==> flow/design.v <==
module bellmanford (reset, clock, GMAR1, GMDR1, GMAR2, GMDR2, IMAR, IMDR, WMAR1, WMAR2, WMDR1, WMDR2, WMWDR, WMWAR, WMWE, OMAR, OMDR, OMWAR, OMWDR, OMWE, NegCycle, Finish);
input clock,reset;
output reg [12:0] GMAR1;
input wire [127:0] GMDR1;
output reg [12:0] GMAR2;
input wire [127:0] GMDR2;
output reg [12:0] IMAR;
input wire [7:0] IMDR;
output reg [12:0] WMAR1;
input wire [127:0] WMDR1;
output reg [12:0] WMAR2;
input wire [127:0] WMDR2;
output reg [12:0] WMWAR;
output reg [127:0] WMWDR;
output reg WMWE;
output wire [12:0] OMAR;
output wire [15:0] OMDR;
assign OMAR = 13'b0;
assign OMDR = 16'b0;
output reg [12:0] OMWAR;
output reg [15:0] OMWDR;
output reg OMWE;
output reg NegCycle;
output reg Finish;
parameter [4:0]  
Init    = 4'b0000,
Init1   = 4'b0001,
Init2   = 4'b0010,
Init3   = 4'b0011,
Upd_S   = 4'b0100,
Upd_D   = 4'b0101, 
BFA1    = 4'b0110,
BFA_Stall1 = 4'b0111,
BFA2    = 4'b1000,
BFA_Stall2    = 4'b1001,
BFA3    = 4'b1010,
BFA_Stall3 = 4'b1011,
BFA4    = 4'b1100,
BFA5    = 4'b1101,
BFA_Stall4 = 4'b1110,
BFA6    = 4'b1111,
OP1     = 5'b10000,
OP_Stall1 = 5'b10001,
OP2     = 5'b10010,
OP3     = 5'b10011,
OP4     = 5'b10100,
OP_Stall2 = 5'b10101,
Refresh1 = 5'b10110,
Refresh2 = 5'b10111,
End1 = 5'b11000,
End2 = 5'b11001,
End3 = 5'b11010;
reg [127:0] GMDR1_reg;
reg [127:0] GMDR2_reg;
reg [7:0] IMDR_reg;
reg [127:0] WMDR1_reg;
reg [127:0] WMDR2_reg;
always@(posedge clock)
begin
    GMDR1_reg <= GMDR1;
    GMDR2_reg <= GMDR2;
    IMDR_reg <= IMDR;
    WMDR1_reg <= WMDR1;
    WMDR2_reg <= WMDR2;
end
reg [7:0] NumNodes;
reg [7:0] NodeCounter;
reg [7:0] Ureg;
reg [7:0] NumLinks;
reg [7:0] LinkCounter;
reg [7:0] Vreg[0:8];
reg signed [7:0] Wreg[0:8];
reg signed [7:0] NewWeight;
reg [7:0] Sub;
reg BFA_flag;
reg signed [7:0] DistU;
reg First_Node;
reg NegativeCycleCheck;
reg FirstLine;
reg MultiLine;
reg [4:0]   current_state, next_state;
always@(posedge clock)
begin
       current_state <= next_state;
end
always@(posedge clock)
begin
	if(reset)
	begin
		WMWE <= 1'b0;
		OMWE <= 1'b0;
		Finish <= 1'b0;
		NegCycle <= 1'b0;
		GMAR1 <= 0;
		GMAR2 <= 0;
		IMAR <= 0;
		WMAR1 <= 0;
		WMAR2 <= 0;
		WMWAR <= 0;
		OMWAR <= 0;
		WMWDR <= 0;
	end
	else
	begin
    		casex(current_state)
    		Init:
    		    begin
                    GMAR1 <= 0;
                    GMAR2 <= 0;
                    IMAR <= 0;
                    WMWAR <= 0;
                    OMWAR <= 13'h1fff;
                    NodeCounter <= 8'h81;
                end
            Init1:
                begin
                end
            Init2:
                begin
                    GMAR1 <= GMAR1 + 1'b1;
                    if (NodeCounter == 8'h81)
                        begin
                            NumNodes <= GMDR1_reg[63:0] - 1'b1;
                            NodeCounter <= GMDR1_reg[7:0] - 2'b10;
    		    		    WMWAR <= WMWAR + 1'b1;
    		    		    WMWE <= 1'b1;
    		    		    WMWDR[127:107] <= 21'b100000000111111110000;
                            WMWDR[106:94] <= GMDR1_reg[12:0];
                        end
    		        else if(NodeCounter != 0)
    		    	    begin
    		    		    WMWAR <= WMWAR + 1'b1;
    		    		    WMWE <= 1'b1;
    		    		    WMWDR[127:107] <= 21'b100000000111111110000;
                            WMWDR[106:94] <= GMDR1_reg[12:0];
    		    		    NodeCounter <= NodeCounter - 8'b00000001;
    		    	    end
			        else
                        begin
                            WMWE <= 1'b0;
                            GMAR1 <= IMDR_reg - 1'b1;
                        end
                end
            Init3:
                begin
                     NodeCounter <= NumNodes;
                     IMAR <= IMAR + 1'b1;
                     OMWE <= 1'b0;
                     WMWE <= 1'b0;
                     GMAR1 <= IMAR + 1'b1;
                end
    		Upd_S:
                begin
				    WMWAR <= IMDR_reg;
                    WMWDR[127] = 1'b0;
                    WMWDR[126:119] = 0;
                    WMWDR[118:111] = IMDR_reg;
                    WMWDR[110:107] <= 4'b0010;
				    WMWE <= 1'b1;
				    WMAR1 <= IMDR_reg;                                       
                    NumLinks <= 0;
                    WMWDR[106:94] <= GMDR1_reg[12:0];
                end
            Upd_D:
                begin
				    WMWAR <= IMDR_reg;
                    WMWDR[127] = 1'b1;
                    WMWDR[126:119] = 8'h00;
                    WMWDR[118:111] = 8'hff;
                    WMWDR[110:107] <= 4'b0001;
				    WMWE <= 1'b1;
			    	WMAR2 <= GMDR2_reg[111:104];
                    WMWDR[106:94] <= GMDR1_reg[12:0];
                end
            BFA1:
                begin
                    IMAR <= IMAR - 1'b1;                                               
                    WMWE <= 1'b0;
                    First_Node <= 0;
                    NegativeCycleCheck <= 0;
                end
            BFA_Stall1:
                begin
                end
            BFA2:
                begin
                    FirstLine <= 1'b1;
                    casex(First_Node)
                        0:
                            begin
                                Ureg <= IMDR_reg;
                                NegativeCycleCheck <= 1'b1;
                                WMAR1 <= IMDR_reg;                                              
                                GMAR1 <= IMDR_reg - 1'b1;                                       
                                IMAR <= IMAR + 1'b1;
                            end
                        1:
                            begin
                                if(GMDR2_reg[127:120] == 0)
                                    begin
                                        NegativeCycleCheck <= 1'b0;
                                        Ureg <= GMDR1_reg[71:64];
                                        WMAR1 <= GMDR1_reg[71:64];                                
                                        NodeCounter <= NodeCounter - 1'b1;
                                        GMAR2 <= GMDR1_reg[71:64] - 1'b1;
                                    end
                                else if(WMDR1_reg[127] == 1'b0)
                                    begin
                                        Ureg <= WMAR1[7:0];
                                        GMAR2 <= WMAR1 - 1'b1;                            
                                    end
                                else if (WMDR1_reg[127] == 1'b1)
                                    begin
                                        if(WMAR1[7:0] == NumNodes)
                                            WMAR1 <= 0;
                                        else
                                            WMAR1 <= WMAR1 + 1'b1;
                                    end
                            end
                    endcase
                end
            BFA_Stall2:
                begin
                end
            BFA3:
                begin
                    GMAR1 <= 0;
                    if(First_Node == 1'b0)
                        GMAR2 <= GMDR1_reg[12:0];
                    else if (First_Node == 1'b1 && WMDR1_reg[127] == 1'b0)
                        GMAR2 <= GMDR2_reg[12:0];
                end
            BFA_Stall3:
                begin
                end
            BFA4:
                begin
                    if(FirstLine == 1'b1)
                        begin
                            DistU <= WMDR1_reg[126:119];
                            NumLinks <= GMDR2_reg[119:112];
                            if(GMDR2_reg[119:112] < 7)
                                begin
                                    MultiLine <= 1'b0;
                                    LinkCounter <= GMDR2_reg[119:112];
                                end
                            else
                                begin
                                    LinkCounter <= 7;
                                    MultiLine <= 1'b1;
                                end
				            Vreg[1] <= GMDR2_reg[111:104];
				            Wreg[1] <= GMDR2_reg[103:96];
				            Vreg[2] <= GMDR2_reg[95:88];
				            Wreg[2] <= GMDR2_reg[87:80];
				            Vreg[3] <= GMDR2_reg[79:72];
				            Wreg[3] <= GMDR2_reg[71:64]; 
				            Vreg[4] <= GMDR2_reg[63:56];
				            Wreg[4] <= GMDR2_reg[55:48]; 
				            Vreg[5] <= GMDR2_reg[47:40];
				            Wreg[5] <= GMDR2_reg[39:32]; 
				            Vreg[6] <= GMDR2_reg[31:24];
				            Wreg[6] <= GMDR2_reg[23:16];
				            Vreg[7] <= GMDR2_reg[15:8];
				            Wreg[7] <= GMDR2_reg[7:0];
                            Vreg[8] <= 0;
                            Wreg[8] <= 0;
                        end
                    else
                        begin
                            if(NumLinks > 8)
                                begin
                                    MultiLine <= 1'b1;
                                    LinkCounter <= 8;
                                end
                            else
                                begin
                                    MultiLine <= 1'b0;
                                    LinkCounter <= NumLinks;
                                end
                            Vreg[1] <= GMDR2_reg[127:120];
                            Wreg[1] <= GMDR2_reg[119:112];
				            Vreg[2] <= GMDR2_reg[111:104];
				            Wreg[2] <= GMDR2_reg[103:96];
				            Vreg[3] <= GMDR2_reg[95:88];
				            Wreg[3] <= GMDR2_reg[87:80];
				            Vreg[4] <= GMDR2_reg[79:72];
				            Wreg[4] <= GMDR2_reg[71:64]; 
				            Vreg[5] <= GMDR2_reg[63:56];
				            Wreg[5] <= GMDR2_reg[55:48]; 
				            Vreg[6] <= GMDR2_reg[47:40];
				            Wreg[6] <= GMDR2_reg[39:32]; 
				            Vreg[7] <= GMDR2_reg[31:24];
				            Wreg[7] <= GMDR2_reg[23:16];
				            Vreg[8] <= GMDR2_reg[15:8];
				            Wreg[8] <= GMDR2_reg[7:0];
                        end
                    Sub <= 0;
                end
            BFA5:
                begin
                    WMWE <= 1'b0;
                    if(WMDR1_reg[127] == 1'b1)
                    begin
                        NumLinks <= 0;
                        LinkCounter <= 0;
                    end
                    if (NumLinks == 0)
                    begin
                       First_Node <= 1'b1;
                    end
                    if(LinkCounter == 0 )
                    begin
                       FirstLine <= 1'b0;
                       GMAR2 <= GMAR2 + 1'b1;
                    end
                    if(NumLinks == 0 && LinkCounter == 0)
                        WMAR1 <= WMAR1 + 1'b1;
                    case(Sub)
                        0: 
                            begin
                                WMAR2 <= Vreg[1];
                                NewWeight <= DistU + Wreg[1];
                            end
                        1: 
                            begin
                                WMAR2 <= Vreg[2];  
                                NewWeight <= DistU + Wreg[2];
                            end
                        2:  
                            begin
                                WMAR2 <= Vreg[3];  
                                NewWeight <= DistU + Wreg[3];
                            end
                        3:  
                            begin
                                WMAR2 <= Vreg[4];  
                                NewWeight <= DistU + Wreg[4];
                            end
                        4:  
                            begin
                                WMAR2 <= Vreg[5];  
                                NewWeight <= DistU + Wreg[5];
                            end
                        5:  
                            begin
                                WMAR2 <= Vreg[6];  
                                NewWeight <= DistU + Wreg[6];
                            end
                        6:  
                            begin
                                WMAR2 <= Vreg[7];  
                                NewWeight <= DistU + Wreg[7];
                            end
                        7:  
                            begin
                                WMAR2 <= Vreg[8];  
                                NewWeight <= DistU + Wreg[8];
                            end
                    endcase
                end
            BFA_Stall4:
                begin
                end
            BFA6:
                begin
                   if($signed(WMDR2_reg[126:119]) > NewWeight || WMDR2_reg[127] == 1)
                    begin
                        NegativeCycleCheck <= 1'b1;
                        casex(Sub)
                            0:  begin
                                    WMWAR <= Vreg[1]; 
                                end
                            1:  begin
                                    WMWAR <= Vreg[2]; 
                                end
                            2:  begin 
                                    WMWAR <= Vreg[3]; 
                                end
                            3:  begin 
                                    WMWAR <= Vreg[4]; 
                                end
                            4:  begin 
                                    WMWAR <= Vreg[5]; 
                                end
                            5:  begin 
                                    WMWAR <= Vreg[6]; 
                                end
                            6:  begin 
                                    WMWAR <= Vreg[7]; 
                                end
                            7:  begin 
                                    WMWAR <= Vreg[8]; 
                                end
                        endcase
                        WMWDR[127] = 1'b0;
                        WMWDR[126:119] <= NewWeight;
                        WMWDR[118:111] <= Ureg;
                        WMWDR[110:107] <= WMDR2_reg[110:107];
                        WMWDR[106:94] <= WMDR2_reg[106:94];
                        WMWE <= 1'b1;
                   end
                   LinkCounter <= LinkCounter - 1'b1;
                   NumLinks <= NumLinks - 1'b1;
                   Sub <= Sub + 1'b1;
                end
            OP1:
                begin
                    WMAR2 <= IMDR_reg;
                end
            OP_Stall1:
                begin
                end
            OP2:
                begin
                    OMWAR <= OMWAR + 1'b1;
                    OMWDR <= WMDR2_reg[126:119];
                    OMWE <= 1'b1;
                    WMAR2 <= WMDR2_reg[118:111];
                end
            OP3:
                begin
                    OMWAR <= OMWAR + 1'b1;
                    OMWDR <= IMDR_reg;
                    OMWE <= 1'b1;
                    IMAR <= IMAR + 1'b1;
                end
            OP4:
                begin
                    OMWDR <= WMAR2;
                    OMWE <= 1'b1;
                    OMWAR <= OMWAR + 1'b1;
                    WMAR2 <= WMDR2_reg[118:111];
                    WMAR1 <= NumNodes;
                end
            OP_Stall2:
                begin
                    OMWE <= 1'b0;
                end
            End1:
                begin
                    if(IMDR_reg == 8'hff)
                    begin
                        NodeCounter <= NumNodes;
                        OMWDR <= 16'hFFFF;
                        OMWE <= 1'b1;
                        OMWAR <= OMWAR + 1'b1;
                    end
                    else
                    begin
                        OMWDR <= 8'h0;
                        OMWE <= 1'b1;
                        OMWAR <= OMWAR + 1'b1;
                    end
                end
            Refresh1:
                begin
                    OMWE <= 1'b0;
                    WMWAR <= NumNodes;
                    WMWDR[127:107] <= 21'b100000000111111110000;
                    WMWDR[106:94] <= WMDR1_reg[104:96];
                    WMWE <= 1'b1;
                    IMAR <= IMAR + 1'b1;
                end
            Refresh2:
                begin
                    WMWAR <= WMWAR - 1'b1;
                    WMWDR[127:107] <= 21'b100000000111111110000;
                    WMWE <= 1'b1;
                end
            End2:
                begin
                    OMWE <= 1'b0;
                    WMWE <= 1'b0;
                    Finish <= 1'b1; 
                end
            End3:
                begin
                    NegCycle <= 1'b1; 
                end
        endcase
	end
end
always@(*)
begin
	if(reset)
		next_state = Init;
	else if(current_state == Init)
        next_state = Init1;
    else if(current_state == Init1)
        next_state = Init2;
    else if(current_state == Init2)
	begin
		if (NodeCounter == 0)
			next_state = Init3;
        else
            next_state <= Init1;
	end
	else if(current_state == Init3)
			next_state = Upd_S;
	else if(current_state == Upd_S)
			next_state = Upd_D;
    else if(current_state == Upd_D)
            next_state = BFA1;
	else if(current_state == BFA1)
            next_state = BFA_Stall1;
    else if(current_state == BFA_Stall1)
            next_state = BFA2;
	else if(current_state == BFA2)
    begin
        if (WMDR1_reg[127] == 1'b1)
            next_state = BFA_Stall1;
        else if(First_Node == 1)
        begin
            if ((NegativeCycleCheck == 1'b0) && GMDR2_reg[127:120] == 8'h00 )
                next_state = OP1;
            else if((NodeCounter == 8'h01) && (NegativeCycleCheck == 1'b0) && GMDR2_reg[127:120] == 8'h00)
                next_state = OP1;
            else if((NodeCounter == 8'h01) && (NegativeCycleCheck == 1'b1))
                next_state = End3;
            else
                next_state = BFA_Stall2;
            end
        else if (WMDR1_reg[127] == 1'b0 && First_Node == 1'b0)
            next_state = BFA_Stall2;
        else if (WMDR1_reg[127] == 1'b1)
            next_state = BFA_Stall1;
        else
            next_state = BFA_Stall2;
    end
	else if(current_state == BFA_Stall2)
            next_state = BFA3;
	else if(current_state == BFA3)
    begin
        if(WMDR1_reg[127] == 1'b1)
            next_state = BFA2;
        else
            next_state = BFA_Stall3;
    end
	else if(current_state == BFA_Stall3)
    begin
        if(WMDR1_reg[127] == 1'b1)
            next_state = BFA5;
        else
            next_state = BFA4;
    end
	else if(current_state == BFA4)
            next_state = BFA5;
	else if(current_state == BFA5)
    begin
        if (WMDR1_reg[127] == 1'b1)
            next_state = BFA_Stall1;
        else if(NumLinks == 0 && LinkCounter == 0)
            next_state = BFA_Stall1;
        else if (NumLinks != 0 && LinkCounter == 0)
            next_state = BFA_Stall3;
        else
            next_state = BFA_Stall4;
    end
	else if(current_state == BFA_Stall4)
            next_state = BFA6;
	else if(current_state == BFA6)
            next_state = BFA5;
    else if(current_state == OP1)
            next_state = OP_Stall1;
    else if(current_state == OP_Stall1)
            next_state = OP2;
    else if(current_state == OP2)
            next_state = OP3;
    else if(current_state == OP3)
            next_state = OP4;
    else if(current_state == OP4)
        begin
            if(WMDR2_reg[108] == 1'b1)
                next_state = End1;
            else
                next_state = OP_Stall2;
        end
    else if(current_state == OP_Stall2)
            next_state = OP4;
    else if(current_state == Refresh1)
        next_state = Refresh2;
    else if(current_state == Refresh2)
        begin
            if(WMWAR == 0)
                next_state = Init3;
            else
                next_state = Refresh2;
        end
    else if(current_state == End1)
        begin
            if(IMDR_reg == 8'hFF)
                next_state = Refresh1;
            else
                next_state = End2;
        end
    else
        next_state = current_state;
end
endmodule
-- From RTL to reports: bellmanford
What the tools print for bellmanford, step after step.
Line numbers count from 1 in the design file above.
Operators carry their Yosys type and port widths (W data, S select, Z words).
Cell names lack the library's common part.
The mark - stands for no value.
- design top: bellmanford
- clock input: clock
- standard-cell library: sky130hd
- library corner: tt_025C_1v80

-- After elaboration
Source: Yosys, flattened and elaborated. Widths are those after wreduce. Registers that Yosys merges into a memory's read port (data or address) are not register bits. Print and check cells do not count.
- input port bits: 522
- flip-flop bits (word level): 809
- noted output and inout port bits: 268
- noted reductions and logical operators: 78
- bitwise operators at 4
- equal/unequal tests: 56
- multiplexer cells: 131
- noted magnitude comparators: 3
- $add $sub $neg: 26
- operator list (kind ; number):
    $pmux W13 S4 ; 6
    $mux W13 ; 20
    $mux W8 ; 32
    $mux W5 ; 29
    $pmux W13 S8 ; 1
    $add A13 B1 Y13 const B ; 6
    $pmux W13 S6 ; 1
    $add A8 B8 Y8 ; 8
    $pmux W16 S4 ; 1
    $pmux W8 S8 ; 1
    $pmux W8 S4 ; 2
    $eq A5 B5 Y1 const B ; 11
    $pmux W13 S2 ; 2
    $pmux W8 S3 ; 2
    $reduce_bool A4 Y1 ; 10
    $eq A5 B4 Y1 const B ; 8
    $sub A8 B1 Y8 const B ; 5
    $logic_not A8 Y1 ; 5
    $pmux W8 S5 ; 1
    $sub A13 B1 Y13 const B ; 3
    $reduce_and A3 Y1 ; 11
    $eq A8 B3 Y1 const B ; 4
    $pmux W8 S2 ; 2
    $mux W4 ; 7
    $reduce_bool A25 Y1 ; 1
    $reduce_bool A24 Y1 ; 1
    $reduce_bool A8 Y1 ; 3
    $reduce_bool A23 Y1 ; 1
Not listed: further kinds 43, cells in them 114.

-- Longest topological paths
Depth = most cells in a row (Yosys ltp): at word level without a register or memory, in the mapped netlist without a sequential cell, where the memories' decode and read muxes count.
- depth after elaboration at 27
- noted ABC_AREA: 0
- gate-level depth with buffers: 17
- gate-level depth less buffers: 13

-- Netlist
Yosys stat after the flow's synthesis: flattened, memories mapped to cells. It holds for the ABC_AREA given above (unset counts as 0); a run with the other value may have another netlist.
Totals and module areas in this step are rounded.
- cells by type (cell type ; number ; area in all (µm²)):
    dfxtp_1 ; 360 ; 7.21E+03
    edfxtp_1 ; 204 ; 6.13E+03
    mux2_2 ; 126 ; 1.42E+03
    buf_4 ; 135 ; 1.01E+03
    a21oi_1 ; 131 ; 655.629
    nor2_1 ; 171 ; 641.866
    ha_1 ; 49 ; 613.088
    xnor2_1 ; 66 ; 578.054
    nand2_1 ; 151 ; 566.794
    o21ai_0 ; 97 ; 485.466
    a222oi_1 ; 47 ; 470.451
    clkbuf_1 ; 125 ; 469.2
    xor2_1 ; 44 ; 385.37
    a22oi_1 ; 42 ; 315.302
    nand3_1 ; 58 ; 290.278
    a211oi_1 ; 32 ; 240.23
    nor3_1 ; 48 ; 240.23
    a221oi_1 ; 26 ; 227.718
Not listed: further types 63, cells in them 445.
- area of sequential cells: 13300 µm²
- buffer cells at 291
- noted mapped cells: 2357
- noted synthesis area: 25000 µm²
- mapped flip-flops at 564

-- Path before layout
OpenSTA on the mapped netlist: ideal clock, no wires. The path of least setup slack (recovery checks aside). Input and output delay are each 20% of the period. Register names are those of the netlist, which keeps one name where synthesis merged equal registers.
- path kind: input-to-reg
- start: input port reset
- end: register DistU[0]
- noted path buffers: 2
- required time at 4.664 ns
- noted stages: 4
- arrival time at 7.470 ns
- delay of the path at 6.806 ns
- input delay at 1.000 ns
- noted time at the first pin: 1.000 ns
- noted slack: -2.806 ns
- period at 5.0 ns
- period reached after synthesis: 7.806 ns
"delay of the path" is the arrival time less input delay plus setup time.
"stages" counts driving pins, that of a launching flip-flop among them; a cell with two outputs on the path counts twice.
"period reached after synthesis" is the clock period less the worst setup slack; recovery checks do not enter. This is arithmetic on one report: input and output delays are still those of the set period (20% each).
The rows between start and end are the longest chain of elaborated cells between them; the timing report does not say that the signal goes this way. Where chains are equally long, one stands for them.
A line is the first line of the expression or statement that the cell stems from. Yosys adds cells for indexed reads and writes and turns some case tables into memories.
- cell sequence: clkbuf_1 -> clkbuf_1 -> nor2_1 -> and2_1
- cells in the longest elaborated chain at 2
- RTL lines, path after synthesis (what ; RTL line ; text):
    start: declaration ; 2 ; input clock,reset;
    $not A1 Y1 ; - ;
    $reduce_and A3 Y1 ; - ;
    end: assignment ; 240 ; DistU <= WMDR1_reg[126:119];
    end: declaration ; 76 ; reg signed [7:0] DistU;

-- Timing after layout
Path of least setup slack in the final report of run 1 (OpenROAD, finished layout, wires in). Where an end is a register, its clock arrival counts in the times.
- path kind: reg-to-reg
- start: register Sub[5]
- end: register NewWeight[7]
- noted slack: 0.47 ns
- period at 4.27 ns
- noted path buffers: 0
- noted stages: 11
- required time at 4.63 ns
- arrival time at 4.16 ns
- noted time at the first pin: 0.62 ns
The rows between start and end are the longest chain of elaborated cells between them; the timing report does not say that the signal goes this way. Where chains are equally long, one stands for them.
A register here has more assigning lines than the two given.
The path ends at the data pin of a flip-flop with enable; ways to the enable are not counted.
- cell sequence: edfxtp_1 -> or4_1 -> or2_2 -> o21ai_0 -> ha_1 -> a21o_1 -> a21oi_1 -> nor2b_1 -> o21a_1 -> o41ai_1 -> xnor2_1
- cells in the longest elaborated chain at 2
- RTL lines, path post-layout (what ; RTL line ; text):
    start: declaration ; 74 ; reg [7:0] Sub;
    start: assignment ; 298 ; Sub <= 0;
    start: assignment ; 405 ; Sub <= Sub + 1'b1;
    $eq A8 B3 Y1 ; 319 ; case(Sub)
    $pmux W8 S8 ; 319 ;
    end: assignment ; 323 ; NewWeight <= DistU + Wreg[1];
    end: assignment ; 328 ; NewWeight <= DistU + Wreg[2];
    end: declaration ; 73 ; reg signed [7:0] NewWeight;

Data sheet: physical implementation of bellmanford

Below are 4 stored runs of the flow (Yosys, OpenROAD; platform sky130hd) on bellmanford, each with its settings and what was measured, unordered. Constraints: input delay and output delay 20% of the set period each, output load 0.01 pF.
"clock period achieved" is the run's clock period less its worst setup slack. It is reckoned from that one timing run; input and output delays stay at 20% of the period that was set.
"worst path time" means the part of the period allowed to the worst setup path (the constraints hold back 20% at inputs and 20% at outputs) less its slack; where the path has registers, the arrival times of their clocks count too.
"power consumption" is the tool's figure for a default switching activity; nothing was simulated.
Values from the reports are rounded here.

Run 1

==> flow/run.sh <==
#!/bin/bash
# the make line also repeats the synthesis and layout settings of config.mk as NAME=value (left out here)
make -C /OpenROAD-flow-scripts/flow DESIGN_CONFIG=/design/flow/config.mk WORK_HOME=/design/flow/orfs CLKGATE_MAP_FILE= finish
==> flow/config.mk <==
export PLATFORM = sky130hd
export DESIGN_NAME = bellmanford
export DESIGN_NICKNAME = bellmanford
export VERILOG_FILES = /design/flow/design.v
export SDC_FILE = /design/flow/constraint.sdc
export NUM_CORES = 4
export LEC_CHECK = 0
export CAP_MARGIN = 20
export CORE_MARGIN = 2
export CORE_UTILIZATION = 40
export SLEW_MARGIN = 20
==> flow/constraint.sdc <==
create_clock -name core_clock -period 4.27 [get_ports {clock}]
set_input_delay 0.8540 -clock core_clock [delete_from_list [all_inputs] [get_ports {clock}]]
set_output_delay 0.8540 -clock core_clock [all_outputs]
set_load 0.01 [all_outputs]

Measured in run 1:
- full die area: 64500 µm²
- clock period achieved: 3.803 ns
- sum of negative setup slack at 0.000 ns
- post-route worst hold slack: 0.403 ns
- worst path time at 3.80 ns
- worst setup path kind: reg-to-reg
- worst setup slack after layout at 0.467 ns
- noted the power consumption: 11.9 mW
- post-layout utilization: 50.0 %
- noted the chip area in the Yosys report: 25000 µm²
- area of the standard cells in the finished layout: 30800 µm²

Run 2

==> flow/run.sh <==
#!/bin/bash
# the make line also repeats the synthesis and layout settings of config.mk as NAME=value (left out here)
make -C /OpenROAD-flow-scripts/flow DESIGN_CONFIG=/design/flow/config.mk WORK_HOME=/design/flow/orfs CLKGATE_MAP_FILE= finish
==> flow/config.mk <==
export PLATFORM = sky130hd
export DESIGN_NAME = bellmanford
export DESIGN_NICKNAME = bellmanford
export VERILOG_FILES = /design/flow/design.v
export SDC_FILE = /design/flow/constraint.sdc
export NUM_CORES = 4
export LEC_CHECK = 0
export ABC_AREA = 1
export CAP_MARGIN = 20
export CELL_PAD_IN_SITES_DETAIL_PLACEMENT = 1
export CELL_PAD_IN_SITES_GLOBAL_PLACEMENT = 3
export CORE_ASPECT_RATIO = 0.69
export CORE_MARGIN = 3
export CORE_UTILIZATION = 40
export CTS_CLUSTER_SIZE = 57
export GPL_ROUTABILITY_DRIVEN = 0
export GPL_TIMING_DRIVEN = 0
export HOLD_SLACK_MARGIN = 0.2
export PLACE_DENSITY = 0.61
export SETUP_SLACK_MARGIN = 1.25
export SLEW_MARGIN = 35
==> flow/constraint.sdc <==
create_clock -name core_clock -period 5.0 [get_ports {clock}]
set_input_delay 1.0000 -clock core_clock [delete_from_list [all_inputs] [get_ports {clock}]]
set_output_delay 1.0000 -clock core_clock [all_outputs]
set_load 0.01 [all_outputs]

Run 2: no final report: placement broke off with GPL-0301.

Run 3

==> flow/run.sh <==
#!/bin/bash
# the make line also repeats the synthesis and layout settings of config.mk as NAME=value (left out here)
make -C /OpenROAD-flow-scripts/flow DESIGN_CONFIG=/design/flow/config.mk WORK_HOME=/design/flow/orfs CLKGATE_MAP_FILE= finish
==> flow/config.mk <==
export PLATFORM = sky130hd
export DESIGN_NAME = bellmanford
export DESIGN_NICKNAME = bellmanford
export VERILOG_FILES = /design/flow/design.v
export SDC_FILE = /design/flow/constraint.sdc
export NUM_CORES = 4
export LEC_CHECK = 0
export CAP_MARGIN = 20
export CORE_ASPECT_RATIO = 0.69
export CORE_MARGIN = 7
export CORE_UTILIZATION = 40
export SLEW_MARGIN = 20
==> flow/constraint.sdc <==
create_clock -name core_clock -period 5.0 [get_ports {clock}]
set_input_delay 1.0000 -clock core_clock [delete_from_list [all_inputs] [get_ports {clock}]]
set_output_delay 1.0000 -clock core_clock [all_outputs]
set_load 0.01 [all_outputs]

Measured in run 3:
- full die area: 69800 µm²
- clock period achieved: 4.039 ns
- sum of negative setup slack at 0.000 ns
- post-route worst hold slack: 0.406 ns
- worst path time at 4.04 ns
- worst setup path kind: reg-to-reg
- worst setup slack after layout at 0.961 ns
- noted the power consumption: 9.96 mW
- post-layout utilization: 50.0 %
- noted the chip area in the Yosys report: 25000 µm²
- area of the standard cells in the finished layout: 30600 µm²

Run 4

==> flow/run.sh <==
#!/bin/bash
# the make line also repeats the synthesis and layout settings of config.mk as NAME=value (left out here)
make -C /OpenROAD-flow-scripts/flow DESIGN_CONFIG=/design/flow/config.mk WORK_HOME=/design/flow/orfs CLKGATE_MAP_FILE= finish
==> flow/config.mk <==
export PLATFORM = sky130hd
export DESIGN_NAME = bellmanford
export DESIGN_NICKNAME = bellmanford
export VERILOG_FILES = /design/flow/design.v
export SDC_FILE = /design/flow/constraint.sdc
export NUM_CORES = 4
export LEC_CHECK = 0
export CAP_MARGIN = 20
export CELL_PAD_IN_SITES_DETAIL_PLACEMENT = 2
export CELL_PAD_IN_SITES_GLOBAL_PLACEMENT = 3
export CORE_MARGIN = 2
export CORE_UTILIZATION = 52
export CTS_CLUSTER_SIZE = 87
export GPL_TIMING_DRIVEN = 0
export PLACE_DENSITY_LB_ADDON = 0.19
export SETUP_SLACK_MARGIN = 0.77
export SLEW_MARGIN = 40
==> flow/constraint.sdc <==
create_clock -name core_clock -period 6.25 [get_ports {clock}]
set_input_delay 1.2500 -clock core_clock [delete_from_list [all_inputs] [get_ports {clock}]]
set_output_delay 1.2500 -clock core_clock [all_outputs]
set_load 0.01 [all_outputs]

Run 4: no final report: placement broke off with FLW-0024.
